==> flow/design.v <==
module OneBitAdder (
  input A,
  input B,
  input cin,
  output sum,
  output cout
);
  assign sum = (A ^ B) ^ cin;
  assign cout = ((A ^ B) & cin) | (A & B);
endmodule
module Adder_2_bits (
  input [1:0] bit_1, bit_2,
  input c_in,
  output [1:0] s,
  output c_out
);
  wire c0;  
  OneBitAdder birler (.A(bit_1[0]), .B(bit_2[0]), .cin(c_in), .sum(s[0]), .cout(c0));
  OneBitAdder onlar (.A(bit_1[1]), .B(bit_2[1]), .cin(c0), .sum(s[1]), .cout(c_out));
endmodule
module Adder_4_bits (
  input [3:0] bit_1, bit_2,
  input c_in,
  output [3:0] s,
  output c_out
);
  wire  c0;  
  Adder_2_bits a_2_0 (.bit_1(bit_1[1:0]), .bit_2(bit_2[1:0]), .c_in(c_in), .s(s[1:0]), .c_out(c0));
  Adder_2_bits a_2_1 (.bit_1(bit_1[3:2]), .bit_2(bit_2[3:2]), .c_in(c0), .s(s[3:2]), .c_out(c_out));
endmodule
module Adder_8_bits (
  input [7:0] bit_1, bit_2,
  input c_in,
  output [7:0] s,
  output c_out
);
  wire  c0;  
  Adder_4_bits a_4_0 (.bit_1(bit_1[3:0]), .bit_2(bit_2[3:0]), .c_in(c_in), .s(s[3:0]), .c_out(c0));
  Adder_4_bits a_4_1 (.bit_1(bit_1[7:4]), .bit_2(bit_2[7:4]), .c_in(c0), .s(s[7:4]), .c_out(c_out));
endmodule
  module Adder_10_bits(
  input [9:0] bit_1,bit_2, 
  input c_in,
  output [9:0] s,
  output c_out
);
 wire  c0;  
   Adder_8_bits a_8 (.bit_1(bit_1[7:0]), .bit_2(bit_2[7:0]), .c_in(c_in), .s(s[7:0]), .c_out(c0));
   Adder_2_bits a_2 (.bit_1(bit_1[9:8]), .bit_2(bit_2[9:8]), .c_in(c0), .s(s[9:8]), .c_out(c_out));
endmodule
module Adder_16_bits (
  input [15:0] bit_1, bit_2,
  input c_in,
  output [15:0] s,
  output c_out
);
  wire  c0;  
  Adder_8_bits a_8_0 (.bit_1(bit_1[7:0]), .bit_2(bit_2[7:0]), .c_in(c_in), .s(s[7:0]), .c_out(c0));
  Adder_8_bits a_8_1 (.bit_1(bit_1[15:8]), .bit_2(bit_2[15:8]), .c_in(c0), .s(s[15:8]), .c_out(c_out));
endmodule
module Adder_18_bits (
  input [17:0] bit_1, bit_2,
  input c_in,
  output [17:0] s,
  output c_out
);
  wire  c0;  
  Adder_16_bits a_16 (.bit_1(bit_1[15:0]), .bit_2(bit_2[15:0]), .c_in(c_in), .s(s[15:0]), .c_out(c0));
  Adder_2_bits a_2 (.bit_1(bit_1[17:16]), .bit_2(bit_2[17:16]), .c_in(c0), .s(s[17:16]), .c_out(c_out));
endmodule
module ExtendValue (
  input [0:5] inp,
  output reg [0:17] out
);
  always @* begin
    out[12:17] = inp[0:5];
    if (inp[0] == 1'b0)
      out[0:11] = 12'b0;
    else
      out[0:11] = 12'hfff;
  end
endmodule
module Mux_Alu (
  input  [1:0] whichalu,
  input  [17:0] input_0, input_1, input_2, input_3,
  output reg [17:0] out
);
    always @ (input_0 or input_1 or input_2 or input_3 or whichalu)
    begin
	out=input_0;
	if(whichalu== 2'b01)
	   out=input_1;
	if(whichalu== 2'b10)
	   out=input_2;
	if(whichalu== 2'b11)
	   out=input_3;
    end
endmodule
module Mux_18bit (
  input wire select,
  input wire [17:0] input_1,  
  input wire [17:0] input_2,  
  output reg [17:0] out  
);
    always @ (select or input_1 or input_2)
    begin
        if (select == 1'b0)
            out = input_1;
        else
            out = input_2;
    end
endmodule
module aluselect (
    input wire [17:0] R1,
    input wire [17:0] R2,
    input wire [1:0] alu_op_type,
    output wire [17:0] result,
    output wire cout
);
    wire [17:0] add_result, and_result, nand_result, nor_result;
    Adder_18_bits adder (.bit_1(R1), .bit_2(R2), .c_in(1'b0), .s(add_result), .c_out(cout));
    assign and_result = R1 & R2;
    assign nand_result = ~(R1 & R2);
    assign nor_result = ~(R1 | R2);
    Mux_Alu m1 (
        .whichalu(alu_op_type),
        .input_0(add_result),
        .input_1(and_result),
        .input_2(nand_result),
        .input_3(nor_result),
        .out(result)
    );
endmodule
module Regfile (
  input [0:4] select_register, reg_1, reg_2,
  input [0:17] data,
  input clck, reset_enable, write_enable, clear,
  output reg [0:17] read_reg_1_value,
  output reg [0:17] read_reg_2_value
);
  reg [0:17] registers [0:15];  
  integer i;
  always @(posedge clck or posedge reset_enable) begin
    if (reset_enable) begin
      for (i = 0; i < 16; i = i + 1) begin
        registers[i] <= 18'b0;
      end
    end
    else if (clear) begin
      for (i = 0; i < 16; i = i + 1) begin
        registers[i] <= 18'b0;
      end
    end
    else if (write_enable) begin
      registers[select_register[1:4]] <= data;
    end
  end
  always @(posedge clck) begin
    read_reg_1_value <= registers[reg_1[1:4]];
    read_reg_2_value <= registers[reg_2[1:4]];
  end
endmodule
module ProgramCounter (
  input wire clk,
  input wire rst,
  input wire is_jump,
  input wire pc_enable,
  input wire next,
  input wire [9:0] address_input,
  output reg [9:0] current_address
);
  always @(posedge clk or posedge rst) begin
    if (rst) begin
      current_address <= 10'b0;
    end else begin
      if (is_jump) begin
        current_address <= current_address+address_input;
      end else if (pc_enable && next) begin
        current_address <= current_address + 1;
      end
    end
  end
endmodule
module cpu18 (
  input  wire        clk,
  input  wire        rst,
  output wire [9:0]  imem_addr,
  input  wire [17:0] imem_rdata,
  output wire [9:0]  dmem_addr,
  output wire [17:0] dmem_wdata,
  output wire        dmem_we,
  input  wire [17:0] dmem_rdata,
  output wire        halt
);
  localparam S_FETCH  = 2'd0;
  localparam S_DECODE = 2'd1;
  localparam S_EXEC   = 2'd2;
  localparam S_HALT   = 2'd3;
  reg  [1:0]  state;
  reg  [17:0] ir;
  reg         zf, cf;
  wire [9:0]  pc;
  wire [3:0] opcode = ir[17:14];
  wire [3:0] f_dst  = ir[13:10];
  wire [3:0] f_src1 = ir[9:6];
  wire [3:0] f_src2 = ir[3:0];
  wire [5:0] f_imm  = ir[5:0];
  wire [9:0] f_addr = ir[9:0];
  wire is_alu = (opcode[3:2] == 2'b00);           
  wire is_imm = (opcode[3:1] == 3'b010);          
  wire is_ld  = (opcode == 4'b0110);
  wire is_st  = (opcode == 4'b0111);
  wire is_cmp = (opcode == 4'b1000);
  wire is_jmp = (opcode >= 4'b1001) && (opcode <= 4'b1110);
  wire is_rst = (opcode == 4'b1111);
  reg taken;
  always @* begin
    case (opcode)
      4'b1001: taken = 1'b1;           
      4'b1010: taken = zf;             
      4'b1011: taken = ~zf & ~cf;      
      4'b1100: taken = cf;             
      4'b1101: taken = ~cf;            
      4'b1110: taken = cf | zf;        
      default: taken = 1'b0;
    endcase
  end
  wire exec = (state == S_EXEC);
  wire [17:0] rv1, rv2, wb_data;
  wire [3:0]  rsel1 = is_st ? f_dst : f_src1;
  Regfile regs (
    .select_register({1'b0, f_dst}),
    .reg_1({1'b0, rsel1}),
    .reg_2({1'b0, f_src2}),
    .data(wb_data),
    .clck(clk),
    .reset_enable(rst),
    .write_enable(exec & (is_alu | is_imm | is_ld)),
    .clear(exec & is_rst),
    .read_reg_1_value(rv1),
    .read_reg_2_value(rv2)
  );
  wire [17:0] imm_ext, alu_b, alu_y;
  wire        alu_cout;
  ExtendValue ext (.inp(f_imm), .out(imm_ext));
  Mux_18bit   opb (.select(is_imm), .input_1(rv2), .input_2(imm_ext), .out(alu_b));
  aluselect   alu (.R1(rv1), .R2(alu_b), .alu_op_type(opcode[1:0]), .result(alu_y), .cout(alu_cout));
  Mux_18bit   wbm (.select(is_ld), .input_1(alu_y), .input_2(dmem_rdata), .out(wb_data));
  wire do_jump = exec & is_jmp & taken;
  ProgramCounter pcr (
    .clk(clk),
    .rst(rst),
    .is_jump(do_jump),
    .pc_enable(exec),
    .next(1'b1),
    .address_input(f_addr),
    .current_address(pc)
  );
  always @(posedge clk or posedge rst) begin
    if (rst) begin
      state <= S_FETCH;
      ir    <= 18'b0;
      zf    <= 1'b0;
      cf    <= 1'b0;
    end else begin
      case (state)
        S_FETCH: begin
          ir    <= imem_rdata;
          state <= S_DECODE;
        end
        S_DECODE: state <= S_EXEC;
        S_EXEC: begin
          if (is_cmp) begin
            zf <= (rv1 == rv2);
            cf <= (rv1 < rv2);
          end else if (is_rst) begin
            zf <= 1'b0;
            cf <= 1'b0;
          end
          if (do_jump && f_addr == 10'd0)
            state <= S_HALT;
          else
            state <= S_FETCH;
        end
        default: state <= S_HALT;
      endcase
    end
  end
  assign imem_addr  = pc;
  assign dmem_addr  = f_addr;
  assign dmem_wdata = rv1;
  assign dmem_we    = exec & is_st;
  assign halt       = (state == S_HALT);
endmodule
---- Reports on cpu18 ----
The steps from the RTL of cpu18 to its reports follow in flow order.
Line numbers count from 1 in the design file above.
Operators: Yosys type, input widths -> output width; for muxes data width and select width s.
Cell names lack the library's common part.
A cell with - has no value.
set-up
  top module .............................. cpu18
  clock input ............................. clk
  library ................................. sky130hd
  corner .................................. tt_025C_1v80

---- Word-level counts ----
Source: Yosys, flattened and elaborated. Widths are those after wreduce. Registers that Yosys merges into a memory's read port (data or address) are not register bits. Print and check cells do not count. Equal cells are merged and count once.
storage and ports
  output and inout bits ................... 40
  clocked read ports x word width ......... 0
  ROM bits ................................ 0
  memories ................................ 0
  bits in latches ......................... 0
  bits in registers ....................... 356
  cells after elaboration ................. 299
  input bits .............................. 38
  memory bits (writable) .................. 0
operators by class
  div/mod/pow operators ................... 0
  multipliers ............................. 0
  add/subtract/negate cells ............... 2
  equality and inequality tests ........... 63
  muxes and demuxes ....................... 65
  order comparisons ....................... 3
  bitwise gates (word level) .............. 99
  reductions and logical operators ........ 44
  shift operators ......................... 0
operator list
  operator               number
  $mux 18                53
  $pmux 18 s16           2
  $eq 4x4->1 const B     32
  $eq 4x3->1 const B     14
  $and 1x1->1            39
  $reduce_bool 2->1      19
  $not 18->18            2
  $xor 1x1->1            35
  $reduce_and 2->1       17
  $eq 4x2->1 const B     6
  $mux 10                2
  $or 1x1->1             19
  $lt 18x18->1           1
  $eq 18x18->1           1
  $and 18x18->18         1
  $or 18x18->18          1
  $eq 4x1->1 const B     3
  $logic_not 4->1        3
  $mux 12                1
  $add 10x1->10 const B  1
  $add 10x10->10         1
  $logic_not 10->1       1
  $eq 2x2->1 const B     4
  $pmux 2 s3             1
  $pmux 1 s6             1
  $eq 2x1->1 const B     2
  $logic_not 2->1        2
  $ge 4x4->1 const B     1
Other operator kinds: 7; their cells: 11.

---- Depth ----
Yosys ltp: most cells in a row. Word level: on the elaborated netlist, between registers, memories and ports. Mapped: between sequential cells and ports; inverters and the memories' decode and read muxes count.
logic depth
  depth in word-level cells ............... 43
  ABC_AREA ................................ 0
  depth in mapped cells ................... 31
  mapped depth without buffers ............ 26

---- Synthesis result ----
Source: synth_stat.txt of the flow (Yosys; design flattened, memories mapped). It holds for the ABC_AREA given above (unset counts as 0); a run with the other value may have another netlist.
The area totals of this step are shown rounded.
cell types
  cell      number  total area (um2)
  dfrtp_1   321     8.03E+03
  mux2_2    319     3.59E+03
  a22oi_1   112     840.806
  ha_1      63      788.256
  dfxtp_1   36      720.691
  nor2_1    108     405.389
  mux2i_1   40      400.384
  a22o_1    43      376.611
  a21oi_1   75      375.36
  buf_4     47      352.838
  fa_1      17      340.326
  nand2_1   74      277.766
  buf_2     54      270.259
  inv_1     69      258.998
  o21ai_0   46      230.221
  a21o_1    27      202.694
  a211oi_2  15      187.68
  a222oi_1  17      170.163
Not listed: further types 67, cells in them 459.
mapped netlist
  chip area (Yosys) ....................... 21350 um2
  sequential area ......................... 8780 um2
  buffers ................................. 176
  standard cells after synthesis .......... 1942
  mapped flip-flops ....................... 358
The figures by module come from a second, unflattened synthesis with its own total; it is not the netlist above.
second synthesis, totals
  cells (unflattened synthesis) ........... 2444
  area (unflattened synthesis) ............ 21110 um2
Each row is one instance without its submodules.
by module
  module          cells  instances  sequential area (um2)  area (um2)
  Regfile         2040   1          7928                   16950
  cpu18           152    1          601.8                  1568
  ProgramCounter  99     1          250.2                  827.0
  Mux_18bit       20     2          0.0                    271.5
  Mux_Alu         22     1          0.0                    476.7
  OneBitAdder     1      18         0.0                    20.0
  aluselect       55     1          0.0                    251.5
  ExtendValue     18     1          0.0                    135.1
  Adder_16_bits   0      1          0.0                    0.0
  Adder_18_bits   0      1          0.0                    0.0
  Adder_2_bits    0      9          0.0                    0.0
  Adder_4_bits    0      4          0.0                    0.0
  Adder_8_bits    0      2          0.0                    0.0

---- Worst setup path after synthesis ----
Path of least setup slack by OpenSTA after synthesis, without wires, with an ideal clock, recovery checks aside; 20% of the period is set as input and as output delay. Where synthesis merged equal registers, the netlist keeps one of their names.
path post-synthesis
  kind .................................... register -> register
  from .................................... reg ir[15]
  to ...................................... reg regs.registers[0][1]
  launch time at the first pin ............ 0.000 ns
  setup slack ............................. -0.875 ns
  path buffers ............................ 5
  clock period ............................ 9.0 ns
  stages .................................. 31
  library setup time ...................... 0.064 ns
  data arrival time ....................... 9.811 ns
  path delay .............................. 9.875 ns
  data required time ...................... 8.936 ns
  synthesis period reached ................ 9.875 ns
"path delay" = arrival - input delay + setup time.
"stages": output pins that drive a net of the path, with the launching flip-flop's if there is one; two outputs of one cell count as two.
"synthesis period reached" is the clock period less the worst setup slack; recovery checks do not enter. This is arithmetic on one report: input and output delays are still those of the set period (20% each).
Between the ends stands the longest chain of elaborated cells between them, by number of cells; it is not shown to be the way that was timed. Of several equally long chains one is given.
A line is the first line of the expression or statement that the cell stems from. Yosys adds cells for indexed reads and writes and turns some case tables into memories.
Where a signal picks the word or bit written, the line may be left out of the assigning lines.
between the ends, post-synthesis
  path through ............................ dfrtp_1 -> buf_4 -> buf_4 -> buf_4 -> or3b_2 -> buf_2 -> mux2_2 -> ha_1 -> fa_1 -> fa_1 -> fa_1 -> fa_1 -> fa_1 -> fa_1 -> fa_1 -> fa_1 -> fa_1 -> fa_1 -> fa_1 -> fa_1 -> fa_1 -> fa_1 -> fa_1 -> inv_1 -> fa_1 -> nor2b_1 -> a211oi_1 -> a21oi_1 -> a211oi_2 -> clkbuf_2 -> mux2_2
  cells in the longest elaborated chain ... 41
  elaborated cells on any way between the ends .. 88
  those cells by class .................... eq/ne: 6; mux: 8; logic: 71; reduce/logical: 3
RTL lines, path post-synthesis
  item             line  source
  from (decl)      200   reg  [17:0] ir;
  from (assign)    262   ir    <= 18'b0;
  from (assign)    268   ir    <= imem_rdata;
  $eq 3x2->1       210   wire is_imm = (opcode[3:1] == 3'b010);
  $mux 18          107   if (select == 1'b0)
  $xor 1x1->1      9     assign cout = ((A ^ B) & cin) | (A & B);
  $and 1x1->1      9
  $or 1x1->1       9
  $and 1x1->1      9
  $or 1x1->1       9
  [27 not listed]  -
  $mux 18          91    if(whichalu== 2'b01)
  $mux 18          93    if(whichalu== 2'b10)
  $mux 18          95    if(whichalu== 2'b11)
  $mux 18          107
  $mux 18          155   registers[select_register[1:4]] <= data;
  $mux 18          154   else if (write_enable) begin
  $mux 18          149   else if (clear) begin
  to (assign)      146   registers[i] <= 18'b0;
  to (assign)      151   registers[i] <= 18'b0;
  to (decl)        141   reg [0:17] registers [0:15];

---- Timing after layout ----
From the final timing report of stored run 1: the path of least setup slack in the routed layout; clock arrival at registers is part of the times.
path after layout
  kind .................................... register -> register
  from .................................... reg ir[15]
  to ...................................... reg regs.registers[3][0]
  launch time at the first pin ............ 0.53 ns
  path buffers ............................ 0
  data required time ...................... 9.22 ns
  setup slack ............................. 0.26 ns
  clock period ............................ 8.75 ns
  library setup time ...................... 0.06 ns
  data arrival time ....................... 8.96 ns
  stages .................................. 27
Between the ends stands the longest chain of elaborated cells between them, by number of cells; it is not shown to be the way that was timed. Of several equally long chains one is given.
Where a signal picks the word or bit written, the line may be left out of the assigning lines.
between the ends, after layout
  path through ............................ dfrtp_2 -> or3b_4 -> mux2_2 -> ha_2 -> fa_2 -> fa_2 -> fa_2 -> fa_2 -> fa_2 -> fa_2 -> fa_2 -> fa_2 -> fa_2 -> fa_2 -> fa_2 -> fa_2 -> fa_2 -> fa_2 -> fa_1 -> inv_1 -> fa_1 -> xnor2_1 -> nor2_1 -> a21oi_1 -> o211ai_1 -> a21oi_2 -> mux2_2
  cells in the longest elaborated chain ... 43
  elaborated cells on any way between the ends .. 92
  those cells by class .................... eq/ne: 6; mux: 8; logic: 75; reduce/logical: 3
RTL lines, path after layout
  item             line  source
  from (decl)      200   reg  [17:0] ir;
  from (assign)    262   ir    <= 18'b0;
  from (assign)    268   ir    <= imem_rdata;
  $eq 3x2->1       210   wire is_imm = (opcode[3:1] == 3'b010);
  $mux 18          107   if (select == 1'b0)
  $xor 1x1->1      9     assign cout = ((A ^ B) & cin) | (A & B);
  $and 1x1->1      9
  $or 1x1->1       9
  $and 1x1->1      9
  $or 1x1->1       9
  [29 not listed]  -
  $mux 18          91    if(whichalu== 2'b01)
  $mux 18          93    if(whichalu== 2'b10)
  $mux 18          95    if(whichalu== 2'b11)
  $mux 18          107
  $mux 18          155   registers[select_register[1:4]] <= data;
  $mux 18          154   else if (write_enable) begin
  $mux 18          149   else if (clear) begin
  to (assign)      146   registers[i] <= 18'b0;
  to (assign)      151   registers[i] <= 18'b0;
  to (decl)        141   reg [0:17] registers [0:15];

==> runs of cpu18 <==
3 stored runs of cpu18 in the flow (synthesis by Yosys, layout by OpenROAD, sky130hd cells), in arbitrary order. Constraints: input delay and output delay 20% of the set period each, output load 0.01 pF.
"reached clock period" means the clock period less the worst setup slack. The figure is calculated, with input and output delays left at 20% of the set period.
"time used up by the worst setup path" is the time allowed to the run's worst setup path (the clock period less input and output delay, where it has them) less its slack. Clock arrival times count: a late capture clock shortens it, a late launch clock lengthens it.
"total power of the final layout" is the tool's figure for a default switching activity; nothing was simulated.
The results are shown rounded.

---- stored run 1 ----
settings
  CORE_UTILIZATION = 71
  period_ns = 8.75
  CAP_MARGIN = 20
  CORE_MARGIN = 2
  SLEW_MARGIN = 20
results
  time used up by the worst setup path .... 8.49 ns
  worst path kind ......................... register -> register
  reached clock period .................... 8.495 ns
  final utilization ....................... 0.799
  worst hold slack in the final report .... 0.349 ns
  worst setup slack after layout .......... 0.255 ns
  Yosys chip area after synthesis ......... 21350 um2
  total power of the final layout ......... 3488 uW
  total die area .......................... 31470 um2
  sum of negative setup slack ............. 0.000 ns
  standard-cell area after layout ......... 23680 um2

---- stored run 2 ----
settings
  CAP_MARGIN = 10
  CELL_PAD_IN_SITES_DETAIL_PLACEMENT = 2
  CORE_ASPECT_RATIO = 1.96
  CORE_MARGIN = 6
  CTS_CLUSTER_SIZE = 31
  GPL_ROUTABILITY_DRIVEN = 0
  GPL_TIMING_DRIVEN = 1
  MAX_ROUTING_LAYER = met4
  MIN_ROUTING_LAYER = met1
  SLEW_MARGIN = 30
  period_ns = 6.11
  CORE_UTILIZATION = 40
results
  reached clock period .................... 9.284 ns
  worst hold slack in the final report .... 0.472 ns
  worst setup slack after layout .......... -3.174 ns
  sum of negative setup slack ............. -253.3 ns
  time used up by the worst setup path .... 9.28 ns
  worst path kind ......................... register -> register
  standard-cell area after layout ......... 24970 um2
  total die area .......................... 59380 um2
  Yosys chip area after synthesis ......... 21350 um2
  total power of the final layout ......... 5017 uW
  final utilization ....................... 0.474

---- stored run 3 ----
settings
  CAP_MARGIN = 10
  CELL_PAD_IN_SITES_DETAIL_PLACEMENT = 1
  CELL_PAD_IN_SITES_GLOBAL_PLACEMENT = 2
  CORE_MARGIN = 3
  CORE_UTILIZATION = 55
  GPL_ROUTABILITY_DRIVEN = 0
  GPL_TIMING_DRIVEN = 0
  HOLD_SLACK_MARGIN = -0.02
  MIN_ROUTING_LAYER = met2
  TNS_END_PERCENT = 80
  period_ns = 6.97
  SLEW_MARGIN = 20
results
  no final report: routing broke off with GRT-0116
